==> flow/design.v <==
module aib_bert_chk #(
parameter [0:0] BERT_BUF_MODE_EN = 1   
)
(
input            clk,                   
input            rstn,                  
input            rx_rst_pulse,          
input            rx_start_pulse,        
input            seed_in_en,            
input      [1:0] rx_sft_nb,             
input      [7:0]   rx_bert_data_in,     
input      [2:0]   rx_ptrn_sel,         
output reg [127:0] rx_bert_data_ff,     
output reg         rbert_running_ff,    
output reg [15:0]  rbert_biterr_cnt_ff  
);
localparam [1:0] NBIT1 = 2'b00;  
localparam [1:0] NBIT2 = 2'b01;  
localparam [1:0] NBIT4 = 2'b10;  
localparam [1:0] NBIT8 = 2'b11;  
localparam [2:0] PRBS7   = 3'b000;  
localparam [2:0] PRBS15  = 3'b001;  
localparam [2:0] PRBS23  = 3'b010;  
localparam [2:0] PRBS31  = 3'b011;  
localparam [2:0] PTRN127 = 3'b100;  
localparam [2:0] PTRN128 = 3'b101;  
integer i;  
reg  [127:0] lfsr_buf_ff;       
reg  [127:0] seed_data_in;      
reg  [127:0] lfsr_buf_next;     
reg  [  7:0] bit_err;           
reg  [  3:0] rxbert_inc_val;    
reg          co2_nc;            
wire [15:0] rbert_biterr_cnt_in;  
wire [15:0] rbert_biterr_nxt;     
wire        co1_cnt;              
wire [7:0] lfsr7_sft1;  
wire [7:0] lfsr7_sft2;  
wire [7:0] lfsr7_sft3;  
wire [7:0] lfsr7_sft4;  
wire [7:0] lfsr7_sft5;  
wire [7:0] lfsr7_sft6;  
wire [7:0] lfsr7_sft7;  
wire [7:0] lfsr7_sft8;  
wire [14:0] lfsr15_sft1;  
wire [14:0] lfsr15_sft2;  
wire [14:0] lfsr15_sft3;  
wire [14:0] lfsr15_sft4;  
wire [14:0] lfsr15_sft5;  
wire [14:0] lfsr15_sft6;  
wire [14:0] lfsr15_sft7;  
wire [14:0] lfsr15_sft8;  
wire [22:0] lfsr23_sft1;  
wire [22:0] lfsr23_sft2;  
wire [22:0] lfsr23_sft3;  
wire [22:0] lfsr23_sft4;  
wire [22:0] lfsr23_sft5;  
wire [22:0] lfsr23_sft6;  
wire [22:0] lfsr23_sft7;  
wire [22:0] lfsr23_sft8;  
wire [30:0] lfsr31_sft1;  
wire [30:0] lfsr31_sft2;  
wire [30:0] lfsr31_sft3;  
wire [30:0] lfsr31_sft4;  
wire [30:0] lfsr31_sft5;  
wire [30:0] lfsr31_sft6;  
wire [30:0] lfsr31_sft7;  
wire [30:0] lfsr31_sft8;  
always @(posedge clk or negedge rstn)
  begin: rbert_running_register
    if(!rstn)  
      begin
        rbert_running_ff <= 1'h0;
      end
    else if(rx_rst_pulse)
      begin
        rbert_running_ff <= 1'h0;
      end
    else if(rx_start_pulse)
      begin
        rbert_running_ff <= 1'b1;
      end
  end  
always @(*)
  begin: seed_data_in_logic
    case(rx_sft_nb[1:0])
      NBIT1:  
        begin
          seed_data_in[127:0] = {rx_bert_data_in[0],
                                 lfsr_buf_ff[127:1]};
        end
      NBIT2:  
        begin
          seed_data_in[127:0] = {rx_bert_data_in[1:0],
                                 lfsr_buf_ff[127:2]};
        end
      NBIT4:  
        begin
          seed_data_in[127:0] = {rx_bert_data_in[3:0],
                                 lfsr_buf_ff[127:4]};
        end
      NBIT8:  
        begin
          seed_data_in[127:0] = {rx_bert_data_in[7:0],
                                 lfsr_buf_ff[127:8]};
        end
    endcase
  end  
assign lfsr7_sft1[7:0] = {(lfsr_buf_ff[121] ^ lfsr_buf_ff[122]),
                           lfsr_buf_ff[127:121]};
assign lfsr7_sft2[7:0] = {(lfsr7_sft1[1] ^ lfsr7_sft1[2]),lfsr7_sft1[7:1]};
assign lfsr7_sft3[7:0] = {(lfsr7_sft2[1] ^ lfsr7_sft2[2]),lfsr7_sft2[7:1]};
assign lfsr7_sft4[7:0] = {(lfsr7_sft3[1] ^ lfsr7_sft3[2]),lfsr7_sft3[7:1]};
assign lfsr7_sft5[7:0] = {(lfsr7_sft4[1] ^ lfsr7_sft4[2]),lfsr7_sft4[7:1]};
assign lfsr7_sft6[7:0] = {(lfsr7_sft5[1] ^ lfsr7_sft5[2]),lfsr7_sft5[7:1]};
assign lfsr7_sft7[7:0] = {(lfsr7_sft6[1] ^ lfsr7_sft6[2]),lfsr7_sft6[7:1]};
assign lfsr7_sft8[7:0] = {(lfsr7_sft7[1] ^ lfsr7_sft7[2]),lfsr7_sft7[7:1]};
assign lfsr15_sft1[14:0] = {(lfsr_buf_ff[113] ^ lfsr_buf_ff[114]),
                             lfsr_buf_ff[127:114]};
assign lfsr15_sft2[14:0] = {(lfsr15_sft1[0] ^ lfsr15_sft1[1]),lfsr15_sft1[14:1]};
assign lfsr15_sft3[14:0] = {(lfsr15_sft2[0] ^ lfsr15_sft2[1]),lfsr15_sft2[14:1]};
assign lfsr15_sft4[14:0] = {(lfsr15_sft3[0] ^ lfsr15_sft3[1]),lfsr15_sft3[14:1]};
assign lfsr15_sft5[14:0] = {(lfsr15_sft4[0] ^ lfsr15_sft4[1]),lfsr15_sft4[14:1]};
assign lfsr15_sft6[14:0] = {(lfsr15_sft5[0] ^ lfsr15_sft5[1]),lfsr15_sft5[14:1]};
assign lfsr15_sft7[14:0] = {(lfsr15_sft6[0] ^ lfsr15_sft6[1]),lfsr15_sft6[14:1]};
assign lfsr15_sft8[14:0] = {(lfsr15_sft7[0] ^ lfsr15_sft7[1]),lfsr15_sft7[14:1]};
assign lfsr23_sft1[22:0] = {(lfsr_buf_ff[105] ^ lfsr_buf_ff[110]),
                             lfsr_buf_ff[127:106]};
assign lfsr23_sft2[22:0] = {(lfsr23_sft1[0] ^ lfsr23_sft1[5]),lfsr23_sft1[22:1]};
assign lfsr23_sft3[22:0] = {(lfsr23_sft2[0] ^ lfsr23_sft2[5]),lfsr23_sft2[22:1]};
assign lfsr23_sft4[22:0] = {(lfsr23_sft3[0] ^ lfsr23_sft3[5]),lfsr23_sft3[22:1]};
assign lfsr23_sft5[22:0] = {(lfsr23_sft4[0] ^ lfsr23_sft4[5]),lfsr23_sft4[22:1]};
assign lfsr23_sft6[22:0] = {(lfsr23_sft5[0] ^ lfsr23_sft5[5]),lfsr23_sft5[22:1]};
assign lfsr23_sft7[22:0] = {(lfsr23_sft6[0] ^ lfsr23_sft6[5]),lfsr23_sft6[22:1]};
assign lfsr23_sft8[22:0] = {(lfsr23_sft7[0] ^ lfsr23_sft7[5]),lfsr23_sft7[22:1]};
assign lfsr31_sft1[30:0] = {(lfsr_buf_ff[97] ^ lfsr_buf_ff[100]),
                             lfsr_buf_ff[127:98]};
assign lfsr31_sft2[30:0] = {(lfsr31_sft1[0] ^ lfsr31_sft1[3]),lfsr31_sft1[30:1]};
assign lfsr31_sft3[30:0] = {(lfsr31_sft2[0] ^ lfsr31_sft2[3]),lfsr31_sft2[30:1]};
assign lfsr31_sft4[30:0] = {(lfsr31_sft3[0] ^ lfsr31_sft3[3]),lfsr31_sft3[30:1]};
assign lfsr31_sft5[30:0] = {(lfsr31_sft4[0] ^ lfsr31_sft4[3]),lfsr31_sft4[30:1]};
assign lfsr31_sft6[30:0] = {(lfsr31_sft5[0] ^ lfsr31_sft5[3]),lfsr31_sft5[30:1]};
assign lfsr31_sft7[30:0] = {(lfsr31_sft6[0] ^ lfsr31_sft6[3]),lfsr31_sft6[30:1]};
assign lfsr31_sft8[30:0] = {(lfsr31_sft7[0] ^ lfsr31_sft7[3]),lfsr31_sft7[30:1]};
always @(*)
  begin: lfsr_buf_next_logic
    lfsr_buf_next[127:0] = lfsr_buf_ff[127:0];
    case(rx_ptrn_sel[2:0])
      PRBS7:  
        begin
          case(rx_sft_nb[1:0])
            NBIT1:  
              begin
                lfsr_buf_next[127:120] = lfsr7_sft1[7:0];
              end
            NBIT2:  
              begin
                lfsr_buf_next[127:120] = lfsr7_sft2[7:0];
              end
            NBIT4:  
              begin
                lfsr_buf_next[127:120] = lfsr7_sft4[7:0];
              end
            NBIT8:  
              begin
                lfsr_buf_next[127:120] = lfsr7_sft8[7:0];
              end
          endcase
        end
      PRBS15:  
        begin
          case(rx_sft_nb[1:0])
            NBIT1:  
              begin
                lfsr_buf_next[127:113] = lfsr15_sft1[14:0];
              end
            NBIT2:  
              begin
                lfsr_buf_next[127:113] = lfsr15_sft2[14:0];
              end
            NBIT4:  
              begin
                lfsr_buf_next[127:113] = lfsr15_sft4[14:0];
              end
            NBIT8:  
              begin
                lfsr_buf_next[127:113] = lfsr15_sft8[14:0];
              end
          endcase
        end
      PRBS23:  
        begin
          case(rx_sft_nb[1:0])
            NBIT1:  
              begin
                lfsr_buf_next[127:105] = lfsr23_sft1[22:0];
              end
            NBIT2:  
              begin
                lfsr_buf_next[127:105] = lfsr23_sft2[22:0];
              end
            NBIT4:  
              begin
                lfsr_buf_next[127:105] = lfsr23_sft4[22:0];
              end
            NBIT8:  
              begin
                lfsr_buf_next[127:105] = lfsr23_sft8[22:0];
              end
          endcase
        end 
      PRBS31:   
        begin
          case(rx_sft_nb[1:0])
            NBIT1:  
              begin
                lfsr_buf_next[127:97] = lfsr31_sft1[30:0];
              end
            NBIT2:  
              begin
                lfsr_buf_next[127:97] = lfsr31_sft2[30:0];
              end
            NBIT4:  
              begin
                lfsr_buf_next[127:97] = lfsr31_sft4[30:0];
              end
            NBIT8:  
              begin
                lfsr_buf_next[127:97] = lfsr31_sft8[30:0];
              end
          endcase
        end
      PTRN127:  
        begin
          case(rx_sft_nb[1:0])
            NBIT1:  
              begin
                lfsr_buf_next[127:1] = { lfsr_buf_ff[1],
                                         lfsr_buf_ff[127:2]  };
              end
            NBIT2:  
              begin
                lfsr_buf_next[127:1] = { lfsr_buf_ff[2:1],
                                         lfsr_buf_ff[127:3] };
              end
            NBIT4:  
              begin
                lfsr_buf_next[127:1] = { lfsr_buf_ff[4:1],
                                         lfsr_buf_ff[127:5] };
              end
            NBIT8:  
              begin
                lfsr_buf_next[127:1] = { lfsr_buf_ff[8:1],
                                         lfsr_buf_ff[127:9] };
              end
          endcase
        end
      PTRN128:  
        begin
          case(rx_sft_nb[1:0])
            NBIT1:  
              begin
                lfsr_buf_next[127:0] = { lfsr_buf_ff[0],
                                         lfsr_buf_ff[127:1]  };
              end
            NBIT2:  
              begin
                lfsr_buf_next[127:0] = { lfsr_buf_ff[1:0],
                                         lfsr_buf_ff[127:2] };
              end
            NBIT4:  
              begin
                lfsr_buf_next[127:0] = { lfsr_buf_ff[3:0],
                                         lfsr_buf_ff[127:4] };
              end
            NBIT8:  
              begin
                lfsr_buf_next[127:0] = { lfsr_buf_ff[7:0],
                                         lfsr_buf_ff[127:8] };
              end
          endcase
        end
      default:  
        begin
          lfsr_buf_next[127:0] = lfsr_buf_ff[127:0];
        end
    endcase
  end  
always @(posedge clk or negedge rstn)
  begin: lfsr_buf_register
    if(!rstn)  
      begin
        lfsr_buf_ff[127:0] <= 128'h0000_0000_0000_0000_0000_0000_0000_0000;
      end
    else if(rx_rst_pulse)
      begin
        lfsr_buf_ff[127:0] <= 128'h0000_0000_0000_0000_0000_0000_0000_0000;
      end
    else if(rbert_running_ff  | rx_start_pulse)
      begin
        lfsr_buf_ff[127:0] <= lfsr_buf_next[127:0] &
                              {31'h7fff_ffff,{97{BERT_BUF_MODE_EN}}};
      end
    else if(seed_in_en)
      begin
        lfsr_buf_ff[127:0] <= seed_data_in[127:0] &
                              {31'h7fff_ffff,{97{BERT_BUF_MODE_EN}}};
      end
  end  
always @(posedge clk or negedge rstn)
  begin: rx_bert_data_register
    if(!rstn)  
      begin
        rx_bert_data_ff[127:0] <= 128'h0000_0000_0000_0000_0000_0000_0000_0000;
      end
    else if(rx_rst_pulse)
      begin
        rx_bert_data_ff[127:0] <= 128'h0000_0000_0000_0000_0000_0000_0000_0000;
      end
    else if(rbert_running_ff  | rx_start_pulse)
      begin
        rx_bert_data_ff[127:0] <= seed_data_in[127:0];
      end
  end  
always @(*)
  begin: bit_err_logic
    bit_err[7:0]     = 8'b00;
    case(rx_sft_nb[1:0])
      NBIT1:  
        begin
          if(rbert_running_ff)
            bit_err[0] = lfsr_buf_ff[127] ^ rx_bert_data_ff[127];
        end
      NBIT2:  
        begin
          if(rbert_running_ff)
            bit_err[1:0] = lfsr_buf_ff[127:126] ^ rx_bert_data_ff[127:126];
        end
      NBIT4:  
        begin
          if(rbert_running_ff)
            bit_err[3:0] = lfsr_buf_ff[127:124] ^ rx_bert_data_ff[127:124];
        end
      NBIT8:  
        begin
          if(rbert_running_ff)
            bit_err[7:0] = lfsr_buf_ff[127:120] ^ rx_bert_data_ff[127:120];
        end
    endcase
  end  
always @(*)
  begin: rxbert_inc_val_logic
    rxbert_inc_val[3:0] = 4'h0;
    for(i=0;i<8;i=i+1)
      begin
        rxbert_inc_val[3:0] = rxbert_inc_val[3:0] + {3'h0,bit_err[i]};
      end
  end  
assign {co1_cnt,rbert_biterr_nxt[15:0]}  = rbert_biterr_cnt_ff[15:0] +
                                          {12'h0,rxbert_inc_val[3:0]};
assign rbert_biterr_cnt_in[15:0] = co1_cnt ? 16'hffff : rbert_biterr_nxt[15:0];
always @(posedge clk or negedge rstn)
  begin: rbert_biterr_cnt_register
    if(!rstn)  
      begin
        rbert_biterr_cnt_ff[15:0] <= {16{1'b0}};
      end
    else if(rx_rst_pulse)
      begin
        rbert_biterr_cnt_ff[15:0] <= {16{1'b0}};
      end
    else if(rbert_running_ff)
      begin
        rbert_biterr_cnt_ff[15:0] <= rbert_biterr_cnt_in[15:0];
      end
  end  
endmodule  
module aib_rx_bert #(
parameter [0:0] BERT_BUF_MODE_EN = 1   
)
(
input         clk,               
input         rstn,              
input [  3:0] rx_rst_pulse,      
input [  3:0] rx_start_pulse,    
input [  3:0] seed_in_en,        
input [  5:0] chk3_lane_sel_ff,  
input [  5:0] chk2_lane_sel_ff,  
input [  5:0] chk1_lane_sel_ff,  
input [  5:0] chk0_lane_sel_ff,  
input [  2:0] chk3_ptrn_sel_ff,  
input [  2:0] chk2_ptrn_sel_ff,  
input [  2:0] chk1_ptrn_sel_ff,  
input [  2:0] chk0_ptrn_sel_ff,  
input [319:0] rx_bert_data_i,    
input         sdr_mode,          
input   [1:0] r_fifo_mode,       
input         m_gen2_mode,       
output reg [ 48:0] rbert_bit_cnt_ff,  
output     [ 15:0] biterr_cnt_chk3,   
output     [ 15:0] biterr_cnt_chk2,   
output     [ 15:0] biterr_cnt_chk1,   
output     [ 15:0] biterr_cnt_chk0,   
output     [127:0] rx_bert3_data,     
output     [127:0] rx_bert2_data,     
output     [127:0] rx_bert1_data,     
output     [127:0] rx_bert0_data,     
output     [  3:0] rbert_running_ff   
);
localparam   FIFO_1X   = 2'b00;        
localparam   FIFO_2X   = 2'b01;        
localparam   FIFO_4X   = 2'b10;        
localparam [1:0] NBIT1 = 2'b00;  
localparam [1:0] NBIT2 = 2'b01;  
localparam [1:0] NBIT4 = 2'b10;  
localparam [1:0] NBIT8 = 2'b11;  
integer i;  
reg [39:0][7:0] rx_bert_lanes;    
reg [ 1:0] rx_sft_nb;             
reg [ 7:0] rx_bert_data_chk0_ff;   
reg [ 7:0] rx_bert_data_chk1_ff;   
reg [ 7:0] rx_bert_data_chk2_ff;   
reg [ 7:0] rx_bert_data_chk3_ff;   
reg [48:0] rbert_bit_cnt_in;
reg        co1_nc;
wire [7:0] rx_bert_data_chk0;    
wire [7:0] rx_bert_data_chk1;    
wire [7:0] rx_bert_data_chk2;    
wire [7:0] rx_bert_data_chk3;    
always @(*)
  begin: rx_sft_nb_logic
    case(r_fifo_mode)
      FIFO_1X:  
        begin
          if(sdr_mode)
            rx_sft_nb[1:0] = 2'b00;  
          else
            rx_sft_nb[1:0] = 2'b01;  
        end
      FIFO_2X:  
        begin
          if(sdr_mode)
            rx_sft_nb[1:0] = 2'b01;  
          else
            rx_sft_nb[1:0] = 2'b10;  
        end
      FIFO_4X:  
        begin
          if(sdr_mode)
            rx_sft_nb[1:0] = 2'b10;  
          else
            rx_sft_nb[1:0] = 2'b11;  
        end
      default:  
        begin
          if(sdr_mode)
            rx_sft_nb[1:0] = 2'b00;  
          else
            rx_sft_nb[1:0] = 2'b01;  
        end
    endcase
  end  
always @(*)
  begin: rx_bert_lanes_logic
    if(m_gen2_mode)  
      begin: rx_bert_lanes_gen2
        for(i=0;i<40;i=i+1)
          begin
            rx_bert_lanes[i] = { rx_bert_data_i[(2*i)+241],
                                 rx_bert_data_i[(2*i)+240],
                                 rx_bert_data_i[(2*i)+161],
                                 rx_bert_data_i[(2*i)+160],
                                 rx_bert_data_i[(2*i)+81],
                                 rx_bert_data_i[(2*i)+80],
                                 rx_bert_data_i[(2*i)+1],
                                 rx_bert_data_i[2*i] };
          end
      end  
    else  
      begin: rx_bert_lanes_gen1
        for(i=0;i<20;i=i+1)
          begin
            if(sdr_mode)  
              begin
                rx_bert_lanes[i] = { rx_bert_data_i[(2*i)+241],  
                                     rx_bert_data_i[(2*i)+240],  
                                     rx_bert_data_i[(2*i)+161],  
                                     rx_bert_data_i[(2*i)+160],  
                                     rx_bert_data_i[(2*i)+81],   
                                     rx_bert_data_i[(2*i)+80],   
                                     rx_bert_data_i[(2*i)+40],
                                     rx_bert_data_i[2*i] };
              end  
            else  
              begin
                rx_bert_lanes[i] = { rx_bert_data_i[(2*i)+241],  
                                     rx_bert_data_i[(2*i)+240],  
                                     rx_bert_data_i[(2*i)+161],  
                                     rx_bert_data_i[(2*i)+160],  
                                     rx_bert_data_i[(2*i)+41],
                                     rx_bert_data_i[(2*i)+40],
                                     rx_bert_data_i[(2*i)+1],
                                     rx_bert_data_i[2*i] };
              end  
          end
        for(i=20;i<40;i=i+1)
          begin
            rx_bert_lanes[i] = { rx_bert_data_i[(2*i)+241],  
                                 rx_bert_data_i[(2*i)+240],  
                                 rx_bert_data_i[(2*i)+161],  
                                 rx_bert_data_i[(2*i)+160],  
                                 rx_bert_data_i[(2*i)+81],   
                                 rx_bert_data_i[(2*i)+80],   
                                 rx_bert_data_i[(2*i)+1],    
                                 rx_bert_data_i[2*i] };      
          end
      end  
  end  
assign rx_bert_data_chk0[7:0] = (chk0_lane_sel_ff[5:0] < 6'd40)      ?
                                 rx_bert_lanes[chk0_lane_sel_ff[5:0] ] :
                                 8'h00;
assign rx_bert_data_chk1[7:0] = (chk1_lane_sel_ff[5:0] < 6'd40)      ?
                                 rx_bert_lanes[chk1_lane_sel_ff[5:0]] :
                                 8'h00;
assign rx_bert_data_chk2[7:0] = (chk2_lane_sel_ff[5:0] < 6'd40)      ?
                                 rx_bert_lanes[chk2_lane_sel_ff[5:0]] :
                                 8'h00;
assign rx_bert_data_chk3[7:0] = (chk3_lane_sel_ff[5:0] < 6'd40)      ?
                                 rx_bert_lanes[chk3_lane_sel_ff[5:0]] :
                                 8'h00;
always @(posedge clk or negedge rstn)
  begin: rx_bert_data_register
    if(!rstn)
      begin
        rx_bert_data_chk0_ff[7:0] <= 8'h0;
        rx_bert_data_chk1_ff[7:0] <= 8'h0;
        rx_bert_data_chk2_ff[7:0] <= 8'h0;
        rx_bert_data_chk3_ff[7:0] <= 8'h0;
      end
    else
      begin
        rx_bert_data_chk0_ff[7:0] <= rx_bert_data_chk0[7:0];
        rx_bert_data_chk1_ff[7:0] <= rx_bert_data_chk1[7:0];
        rx_bert_data_chk2_ff[7:0] <= rx_bert_data_chk2[7:0];
        rx_bert_data_chk3_ff[7:0] <= rx_bert_data_chk3[7:0];
      end
  end  
always @(*)
  begin: rbert_bit_cnt_in_logic
    case(rx_sft_nb[1:0])
      NBIT1:  
        begin
          {co1_nc,rbert_bit_cnt_in[48:0]} = rbert_bit_cnt_ff[48:0] + 49'd1;
        end
      NBIT2:  
        begin
          {co1_nc,rbert_bit_cnt_in[48:0]} = rbert_bit_cnt_ff[48:0] + 49'd2;
        end
      NBIT4:  
        begin
          {co1_nc,rbert_bit_cnt_in[48:0]} = rbert_bit_cnt_ff[48:0] + 49'd4;
        end
      NBIT8:  
        begin
          {co1_nc,rbert_bit_cnt_in[48:0]} = rbert_bit_cnt_ff[48:0] + 49'd8;
        end
    endcase
  end  
always @(posedge clk or negedge rstn)
  begin: rbert_bit_cnt_register
    if(!rstn)  
      begin
        rbert_bit_cnt_ff[48:0] <= {49{1'b0}};
      end
    else if(rx_rst_pulse[3:0] != 4'h0)
      begin
        rbert_bit_cnt_ff[48:0] <= {49{1'b0}};
      end
    else if(rbert_running_ff[3:0] != 4'h0)
      begin
        rbert_bit_cnt_ff[48:0] <= rbert_bit_cnt_in[48:0];
      end
  end  
aib_bert_chk #(.BERT_BUF_MODE_EN (BERT_BUF_MODE_EN))
aib_bert_chk0(
.clk             (clk),            
.rstn            (rstn),           
.rx_rst_pulse    (rx_rst_pulse[0]),   
.rx_start_pulse  (rx_start_pulse[0]), 
.seed_in_en      (seed_in_en[0]),     
.rx_sft_nb       (rx_sft_nb[1:0]), 
.rx_bert_data_in (rx_bert_data_chk0_ff[7:0]),  
.rx_ptrn_sel     (chk0_ptrn_sel_ff[2:0]),      
.rx_bert_data_ff     (rx_bert0_data[127:0]), 
.rbert_running_ff    (rbert_running_ff[0]),     
.rbert_biterr_cnt_ff (biterr_cnt_chk0[15:0])
);
aib_bert_chk #(.BERT_BUF_MODE_EN (BERT_BUF_MODE_EN))
aib_bert_chk1(
.clk             (clk),            
.rstn            (rstn),           
.rx_rst_pulse    (rx_rst_pulse[1]),   
.rx_start_pulse  (rx_start_pulse[1]), 
.seed_in_en      (seed_in_en[1]),     
.rx_sft_nb       (rx_sft_nb[1:0]), 
.rx_bert_data_in (rx_bert_data_chk1_ff[7:0]),  
.rx_ptrn_sel     (chk1_ptrn_sel_ff[2:0]),      
.rx_bert_data_ff     (rx_bert1_data[127:0]), 
.rbert_running_ff    (rbert_running_ff[1]),     
.rbert_biterr_cnt_ff (biterr_cnt_chk1[15:0])
);
aib_bert_chk #(.BERT_BUF_MODE_EN (BERT_BUF_MODE_EN))
aib_bert_chk2(
.clk             (clk),            
.rstn            (rstn),           
.rx_rst_pulse    (rx_rst_pulse[2]),   
.rx_start_pulse  (rx_start_pulse[2]), 
.seed_in_en      (seed_in_en[2]),     
.rx_sft_nb       (rx_sft_nb[1:0]), 
.rx_bert_data_in (rx_bert_data_chk2_ff[7:0]),  
.rx_ptrn_sel     (chk2_ptrn_sel_ff[2:0]),      
.rx_bert_data_ff     (rx_bert2_data[127:0]), 
.rbert_running_ff    (rbert_running_ff[2]),     
.rbert_biterr_cnt_ff (biterr_cnt_chk2[15:0])
);
aib_bert_chk #(.BERT_BUF_MODE_EN (BERT_BUF_MODE_EN))
aib_bert_chk3(
.clk             (clk),            
.rstn            (rstn),           
.rx_rst_pulse    (rx_rst_pulse[3]),   
.rx_start_pulse  (rx_start_pulse[3]), 
.seed_in_en      (seed_in_en[3]),     
.rx_sft_nb       (rx_sft_nb[1:0]), 
.rx_bert_data_in (rx_bert_data_chk3_ff[7:0]),  
.rx_ptrn_sel     (chk3_ptrn_sel_ff[2:0]),      
.rx_bert_data_ff     (rx_bert3_data[127:0]), 
.rbert_running_ff    (rbert_running_ff[3]),     
.rbert_biterr_cnt_ff (biterr_cnt_chk3[15:0])
);
endmodule  
# ---- Reports on aib_rx_bert
# What the tools print for aib_rx_bert, step after step.
# Line numbers count from 1 in the design file above.
# Operators carry their Yosys type and port widths (W data, S select, Z words).
# Library cell names are shortened.
# A cell with n/a has no value.
dict set report inputs {
  top_module {aib_rx_bert}
  clock_port {clk}
  cell_library {sky130hd}
  pvt_corner {tt_025C_1v80}
}

# ---- Word level
# Source: Yosys, flattened and elaborated, memories not mapped. Widths are those after wreduce. Registers that Yosys merges into a memory's read port (data or address) are not register bits. Print and check cells do not count.
dict set report word_totals {
  word_cells 507
  in_bits 374
  output_inout_bits 629
  ff_bits 1173
}
dict set report classes {
  cmp 4
  mux 175
  shifts 4
  n_reduce_logical 50
  n_eq 49
  bitwise 148
  add_sub_neg 36
}
# operator n
set ops {}
lappend ops {{$pmux W128 S4} 8}
lappend ops {{$mux W128} 20}
lappend ops {{$pmux W127 S4} 4}
lappend ops {{$shiftx A320 B10 Y8} 4}
lappend ops {{$pmux W96 S2} 4}
lappend ops {{$pmux W31 S4} 4}
lappend ops {{$pmux W23 S4} 4}
lappend ops {{$pmux W8 S4} 8}
lappend ops {{$pmux W15 S4} 4}
lappend ops {{$pmux W49 S4} 1}
lappend ops {{$mux W16} 12}
lappend ops {{$pmux W8 S6} 4}
lappend ops {{$mux W4} 44}
lappend ops {{$pmux W7 S5} 4}
lappend ops {{$xor A1 B1 Y1} 132}
lappend ops {{$mux W49} 2}
lappend ops {{$add A4 B1 Y4} 24}
lappend ops {{$pmux W8 S3} 4}
lappend ops {{$add A16 B4 Y17} 4}
lappend ops {{$mux W8} 8}
lappend ops {{$add A49 B1 Y49 const B} 1}
lappend ops {{$add A49 B2 Y49 const B} 1}
lappend ops {{$add A49 B3 Y49 const B} 1}
lappend ops {{$add A49 B4 Y49 const B} 1}
lappend ops {{$reduce_and A2 Y1} 24}
lappend ops {{$ne A8 B8 Y1 const B} 4}
lappend ops {{$xor A8 B8 Y8} 4}
lappend ops {{$pmux W4 S2} 4}
# Other operator kinds: 27; their cells: 127.

# ---- Longest topological paths
# Depth = most cells in a row (Yosys ltp): at word level without a register or memory, in the mapped netlist without a sequential cell, where the memories' decode and read muxes count.
dict set report depth {
  depth_word 15
  abc_area 0
  mapped_depth 30
  depth_no_buf 25
}

# ---- Netlist
# Yosys stat after the flow's synthesis: flattened, memories mapped to cells. It holds for the ABC_AREA given above (unset counts as 0); a run with the other value may have another netlist.
# The area totals of this step are shown rounded.
# type n type_area_um2
set by_type {}
lappend by_type {dfrtp_1 1173 2.94E+04}
lappend by_type {mux2_2 794 8.94E+03}
lappend by_type {mux4_2 375 8445.6}
lappend by_type {mux2i_1 533 5.34E+03}
lappend by_type {a211oi_1 456 3.42E+03}
lappend by_type {o22ai_1 487 3.05E+03}
lappend by_type {nand2_1 776 2.91E+03}
lappend by_type {clkbuf_1 507 1.9E+03}
lappend by_type {nor2_1 343 1.29E+03}
lappend by_type {o21ai_0 229 1.15E+03}
lappend by_type {a21oi_1 212 1.06E+03}
lappend by_type {xnor2_1 107 937.149}
lappend by_type {buf_2 176 880.845}
lappend by_type {xor2_1 88 770.739}
lappend by_type {nor3_1 105 525.504}
lappend by_type {nand3_1 95 475.456}
lappend by_type {a31oi_1 73 456.688}
lappend by_type {ha_1 34 425.408}
# Other cell types: 79; their cells: 940.
dict set report mapped {
  seq_area_um2 29350
  synth_area_um2 78200
  cells 7503
  buffers 803
  flip_flops 1173
}
# The figures by module come from a second, unflattened synthesis with its own total; it is not the netlist above.
dict set report hier_totals {
  cells_unflattened 8012
  hier_area_um2 79950
}
# Rows give one instance, submodules left out.
# mod seq_area_um2 cells mod_area_um2 n_inst
set modules {}
lappend modules {{aib_bert_chk (BERT_BUF_MODE_EN=1)} 6832 1619 15790 4}
lappend modules {aib_rx_bert 2027 1536 16770 1}

# ---- Worst setup path after synthesis
# Path of least setup slack by OpenSTA after synthesis, without wires, with an ideal clock, recovery checks aside; 20% of the period is set as input and as output delay. Where synthesis merged equal registers, the netlist keeps one of their names.
dict set report synth_timing {
  path_kind {input-to-reg}
  from {input port r_fifo_mode[0]}
  to {register aib_bert_chk2.rbert_biterr_cnt_ff[9]}
  path_delay_ns 6.189
  n_path_buf 6
  stages 29
  arrival_time_ns 7.595
  setup_slack_ns -0.189
  tclk_ns 7.5
  input_delay_ns 1.500
  t_first_pin_ns 1.500
  required_ns 7.406
  setup_time_ns 0.094
  synth_period_reached_ns 7.689
}
# "path_delay_ns" = arrival - input delay + setup time.
# "stages" counts driving pins, that of a launching flip-flop among them; a cell with two outputs on the path counts twice.
# "synth_period_reached_ns" = period - worst setup slack (recovery checks aside). The figure is calculated, with input and output delays left at 20% of the set period.
# The rows between start and end are the longest chain of elaborated cells between them; the timing report does not say that the signal goes this way. Where chains are equally long, one stands for them.
# A line is the first line of the expression or statement that the cell stems from. Yosys adds cells for indexed reads and writes and turns some case tables into memories.
# A register here has more assigning lines than the two given.
dict set report synth_between {
  path_cell_list {inv_1 ha_1 buf_2 inv_1 o21a_1 buf_2 buf_2 clkbuf_1 buf_2 a21oi_1 a221oi_1 nor2_1 ha_1 inv_1 fa_1 inv_1 fa_1 fa_1 inv_1 fa_1 fa_1 inv_1 a21oi_1 o21bai_1 or3b_2 clkbuf_1 o31ai_1 a21oi_1 a211oi_1}
  elab_chain_cells 15
  cells_between 24
  classes_between {8 x add/sub; 5 x eq/ne; 8 x mux; 3 x reduce/logical}
}
# element line_no
set synth_rtl {}
lappend synth_rtl {{start, declared} 397} ;# input   [1:0] r_fifo_mode,
lappend synth_rtl {{$eq A2 B2 Y1} 432} ;# case(r_fifo_mode)
lappend synth_rtl {{$pmux W2 S2} 432}
lappend synth_rtl {{$eq A2 B2 Y1} 328} ;# case(rx_sft_nb[1:0])
lappend synth_rtl {{$pmux W1 S4} 328}
lappend synth_rtl {{$add A1 B1 Y2} 356} ;# rxbert_inc_val[3:0] = rxbert_inc_val[3:0] + {3'h0,bit_err[i]};
lappend synth_rtl {{$add A4 B1 Y4 x6} 356}
lappend synth_rtl {{$add A16 B4 Y17} 359} ;# assign {co1_cnt,rbert_biterr_nxt[15:0]}  = rbert_biterr_cnt_ff[15:0] +
lappend synth_rtl {{$mux W16} 361} ;# assign rbert_biterr_cnt_in[15:0] = co1_cnt ? 16'hffff : rbert_biterr_nxt[15:0];
lappend synth_rtl {{$mux W16} 372} ;# else if(rbert_running_ff)
lappend synth_rtl {{$mux W16} 368} ;# else if(rx_rst_pulse)
lappend synth_rtl {{end, assigned} 366} ;# rbert_biterr_cnt_ff[15:0] <= {16{1'b0}};
lappend synth_rtl {{end, assigned} 374} ;# rbert_biterr_cnt_ff[15:0] <= rbert_biterr_cnt_in[15:0];
lappend synth_rtl {{end, declared} 15} ;# output reg [15:0]  rbert_biterr_cnt_ff

# ---- Path in the finished layout
# From the final timing report of record 1: the path of least setup slack in the routed layout; clock arrival at registers is part of the times.
dict set report layout_timing {
  path_kind {input-to-reg}
  from {input port r_fifo_mode[1]}
  to {register aib_bert_chk1.rbert_biterr_cnt_ff[8]}
  arrival_time_ns 7.78
  required_ns 10.00
  t_first_pin_ns 1.85
  stages 24
  n_path_buf 2
  input_delay_ns 1.85
  tclk_ns 9.27
  setup_time_ns 0.10
  setup_slack_ns 2.22
}
# The rows between start and end are the longest chain of elaborated cells between them; the timing report does not say that the signal goes this way. Where chains are equally long, one stands for them.
# A register here has more assigning lines than the two given.
dict set report layout_between {
  path_cell_list {clkdlybuf4s50_1 inv_1 ha_4 or3b_4 a21oi_4 buf_6 and2_1 o21ai_1 o21ai_2 ha_1 inv_1 fa_1 inv_1 fa_1 fa_2 inv_2 fa_1 fa_2 nor2b_1 o21ai_0 nand2b_1 or4b_4 and2_1 a311oi_1}
  elab_chain_cells 15
  cells_between 24
  classes_between {8 x add/sub; 5 x eq/ne; 8 x mux; 3 x reduce/logical}
}
# element line_no
set layout_rtl {}
lappend layout_rtl {{start, declared} 397} ;# input   [1:0] r_fifo_mode,
lappend layout_rtl {{$eq A2 B2 Y1} 432} ;# case(r_fifo_mode)
lappend layout_rtl {{$pmux W2 S2} 432}
lappend layout_rtl {{$eq A2 B2 Y1} 328} ;# case(rx_sft_nb[1:0])
lappend layout_rtl {{$pmux W1 S4} 328}
lappend layout_rtl {{$add A1 B1 Y2} 356} ;# rxbert_inc_val[3:0] = rxbert_inc_val[3:0] + {3'h0,bit_err[i]};
lappend layout_rtl {{$add A4 B1 Y4 x6} 356}
lappend layout_rtl {{$add A16 B4 Y17} 359} ;# assign {co1_cnt,rbert_biterr_nxt[15:0]}  = rbert_biterr_cnt_ff[15:0] +
lappend layout_rtl {{$mux W16} 361} ;# assign rbert_biterr_cnt_in[15:0] = co1_cnt ? 16'hffff : rbert_biterr_nxt[15:0];
lappend layout_rtl {{$mux W16} 372} ;# else if(rbert_running_ff)
lappend layout_rtl {{$mux W16} 368} ;# else if(rx_rst_pulse)
lappend layout_rtl {{end, assigned} 366} ;# rbert_biterr_cnt_ff[15:0] <= {16{1'b0}};
lappend layout_rtl {{end, assigned} 374} ;# rbert_biterr_cnt_ff[15:0] <= rbert_biterr_cnt_in[15:0];
lappend layout_rtl {{end, declared} 15} ;# output reg [15:0]  rbert_biterr_cnt_ff

Wiki page: aib_rx_bert / flow data

Measured results for aib_rx_bert: 3 stored runs of the Yosys and OpenROAD flow on sky130hd. The settings differ; the order carries no meaning. The constraints put input and output delay at 20% of the set period each and load the outputs with 0.01 pF.
By "achievedPeriod_ns" is meant the clock period of the run minus its worst setup slack. This is arithmetic on one report: input and output delays are still those of the set period (20% each).
"worst_path_ns" is the time allowed to the run's worst setup path (the clock period less input and output delay, where it has them) less its slack. Clock arrival times count: a late capture clock shortens it, a late launch clock lengthens it.
"power_total_mw" is the tool's figure for a default switching activity; nothing was simulated.
Values from the reports are rounded here.

# record 1
==> flow/run.sh <==
#!/bin/bash
# the make line also repeats the synthesis and layout settings of config.mk as NAME=value (left out here)
make -C /OpenROAD-flow-scripts/flow DESIGN_CONFIG=/design/flow/config.mk WORK_HOME=/design/flow/orfs CLKGATE_MAP_FILE= finish
==> flow/config.mk <==
export PLATFORM = sky130hd
export DESIGN_NAME = aib_rx_bert
export DESIGN_NICKNAME = aib_rx_bert
export VERILOG_FILES = /design/flow/design.v
export SDC_FILE = /design/flow/constraint.sdc
export NUM_CORES = 4
export LEC_CHECK = 0
export ABC_AREA = 0
export CAP_MARGIN = 20
export CELL_PAD_IN_SITES_DETAIL_PLACEMENT = 1
export CELL_PAD_IN_SITES_GLOBAL_PLACEMENT = 1
export CORE_MARGIN = 5
export CORE_UTILIZATION = 40
export CTS_CLUSTER_DIAMETER = 146
export GPL_TIMING_DRIVEN = 1
export MIN_ROUTING_LAYER = met2
export SETUP_SLACK_MARGIN = 2.06
export SLEW_MARGIN = 25
export TNS_END_PERCENT = 45
==> flow/constraint.sdc <==
create_clock -name core_clock -period 9.27 [get_ports {clk}]
set_input_delay 1.8540 -clock core_clock [delete_from_list [all_inputs] [get_ports {clk}]]
set_output_delay 1.8540 -clock core_clock [all_outputs]
set_load 0.01 [all_outputs]

==> record 1: results <==
finalUtil_pct=48.9
achievedPeriod_ns=7.051
setupTns_ns=0.000
worst_setup_slack_ns=2.219
yosys.chip_area_um2=78200
finish.stdcell_area_um2=95310
timing.hold.ws_ns=0.462
power_total_mw=18.60
design_die_area_um2=204400
worst_path_ns=5.20
worst_path_kind="input-to-reg"

# record 2
==> flow/run.sh <==
#!/bin/bash
# the make line also repeats the synthesis and layout settings of config.mk as NAME=value (left out here)
make -C /OpenROAD-flow-scripts/flow DESIGN_CONFIG=/design/flow/config.mk WORK_HOME=/design/flow/orfs CLKGATE_MAP_FILE= finish
==> flow/config.mk <==
export PLATFORM = sky130hd
export DESIGN_NAME = aib_rx_bert
export DESIGN_NICKNAME = aib_rx_bert
export VERILOG_FILES = /design/flow/design.v
export SDC_FILE = /design/flow/constraint.sdc
export NUM_CORES = 4
export LEC_CHECK = 0
export ABC_AREA = 0
export CAP_MARGIN = 20
export CELL_PAD_IN_SITES_DETAIL_PLACEMENT = 1
export CELL_PAD_IN_SITES_GLOBAL_PLACEMENT = 1
export CORE_MARGIN = 5
export CORE_UTILIZATION = 40
export CTS_CLUSTER_DIAMETER = 146
export GPL_TIMING_DRIVEN = 1
export MIN_ROUTING_LAYER = met1
export SETUP_SLACK_MARGIN = -0.37
export SLEW_MARGIN = 40
export TNS_END_PERCENT = 45
==> flow/constraint.sdc <==
create_clock -name core_clock -period 9.27 [get_ports {clk}]
set_input_delay 1.8540 -clock core_clock [delete_from_list [all_inputs] [get_ports {clk}]]
set_output_delay 1.8540 -clock core_clock [all_outputs]
set_load 0.01 [all_outputs]

==> record 2: results <==
finalUtil_pct=48.7
achievedPeriod_ns=8.251
setupTns_ns=0.000
worst_setup_slack_ns=1.019
yosys.chip_area_um2=78200
finish.stdcell_area_um2=94880
timing.hold.ws_ns=0.463
power_total_mw=18.00
design_die_area_um2=204400
worst_path_ns=6.40
worst_path_kind="input-to-reg"

# record 3
==> flow/run.sh <==
#!/bin/bash
# the make line also repeats the synthesis and layout settings of config.mk as NAME=value (left out here)
make -C /OpenROAD-flow-scripts/flow DESIGN_CONFIG=/design/flow/config.mk WORK_HOME=/design/flow/orfs CLKGATE_MAP_FILE= finish
==> flow/config.mk <==
export PLATFORM = sky130hd
export DESIGN_NAME = aib_rx_bert
export DESIGN_NICKNAME = aib_rx_bert
export VERILOG_FILES = /design/flow/design.v
export SDC_FILE = /design/flow/constraint.sdc
export NUM_CORES = 4
export LEC_CHECK = 0
export ABC_AREA = 1
export CAP_MARGIN = 25
export CELL_PAD_IN_SITES_DETAIL_PLACEMENT = 2
export CELL_PAD_IN_SITES_GLOBAL_PLACEMENT = 0
export CORE_MARGIN = 4
export CORE_UTILIZATION = 38
export CTS_CLUSTER_SIZE = 50
export GPL_ROUTABILITY_DRIVEN = 0
export GPL_TIMING_DRIVEN = 0
export MAX_ROUTING_LAYER = met4
export PLACE_DENSITY_LB_ADDON = 0.22
export SETUP_SLACK_MARGIN = 1.41
export SLEW_MARGIN = 40
export TNS_END_PERCENT = 55
==> flow/constraint.sdc <==
create_clock -name core_clock -period 10.8 [get_ports {clk}]
set_input_delay 2.1600 -clock core_clock [delete_from_list [all_inputs] [get_ports {clk}]]
set_output_delay 2.1600 -clock core_clock [all_outputs]
set_load 0.01 [all_outputs]

==> record 3: results <==
outcome="no results, routing failed with GRT-0116"
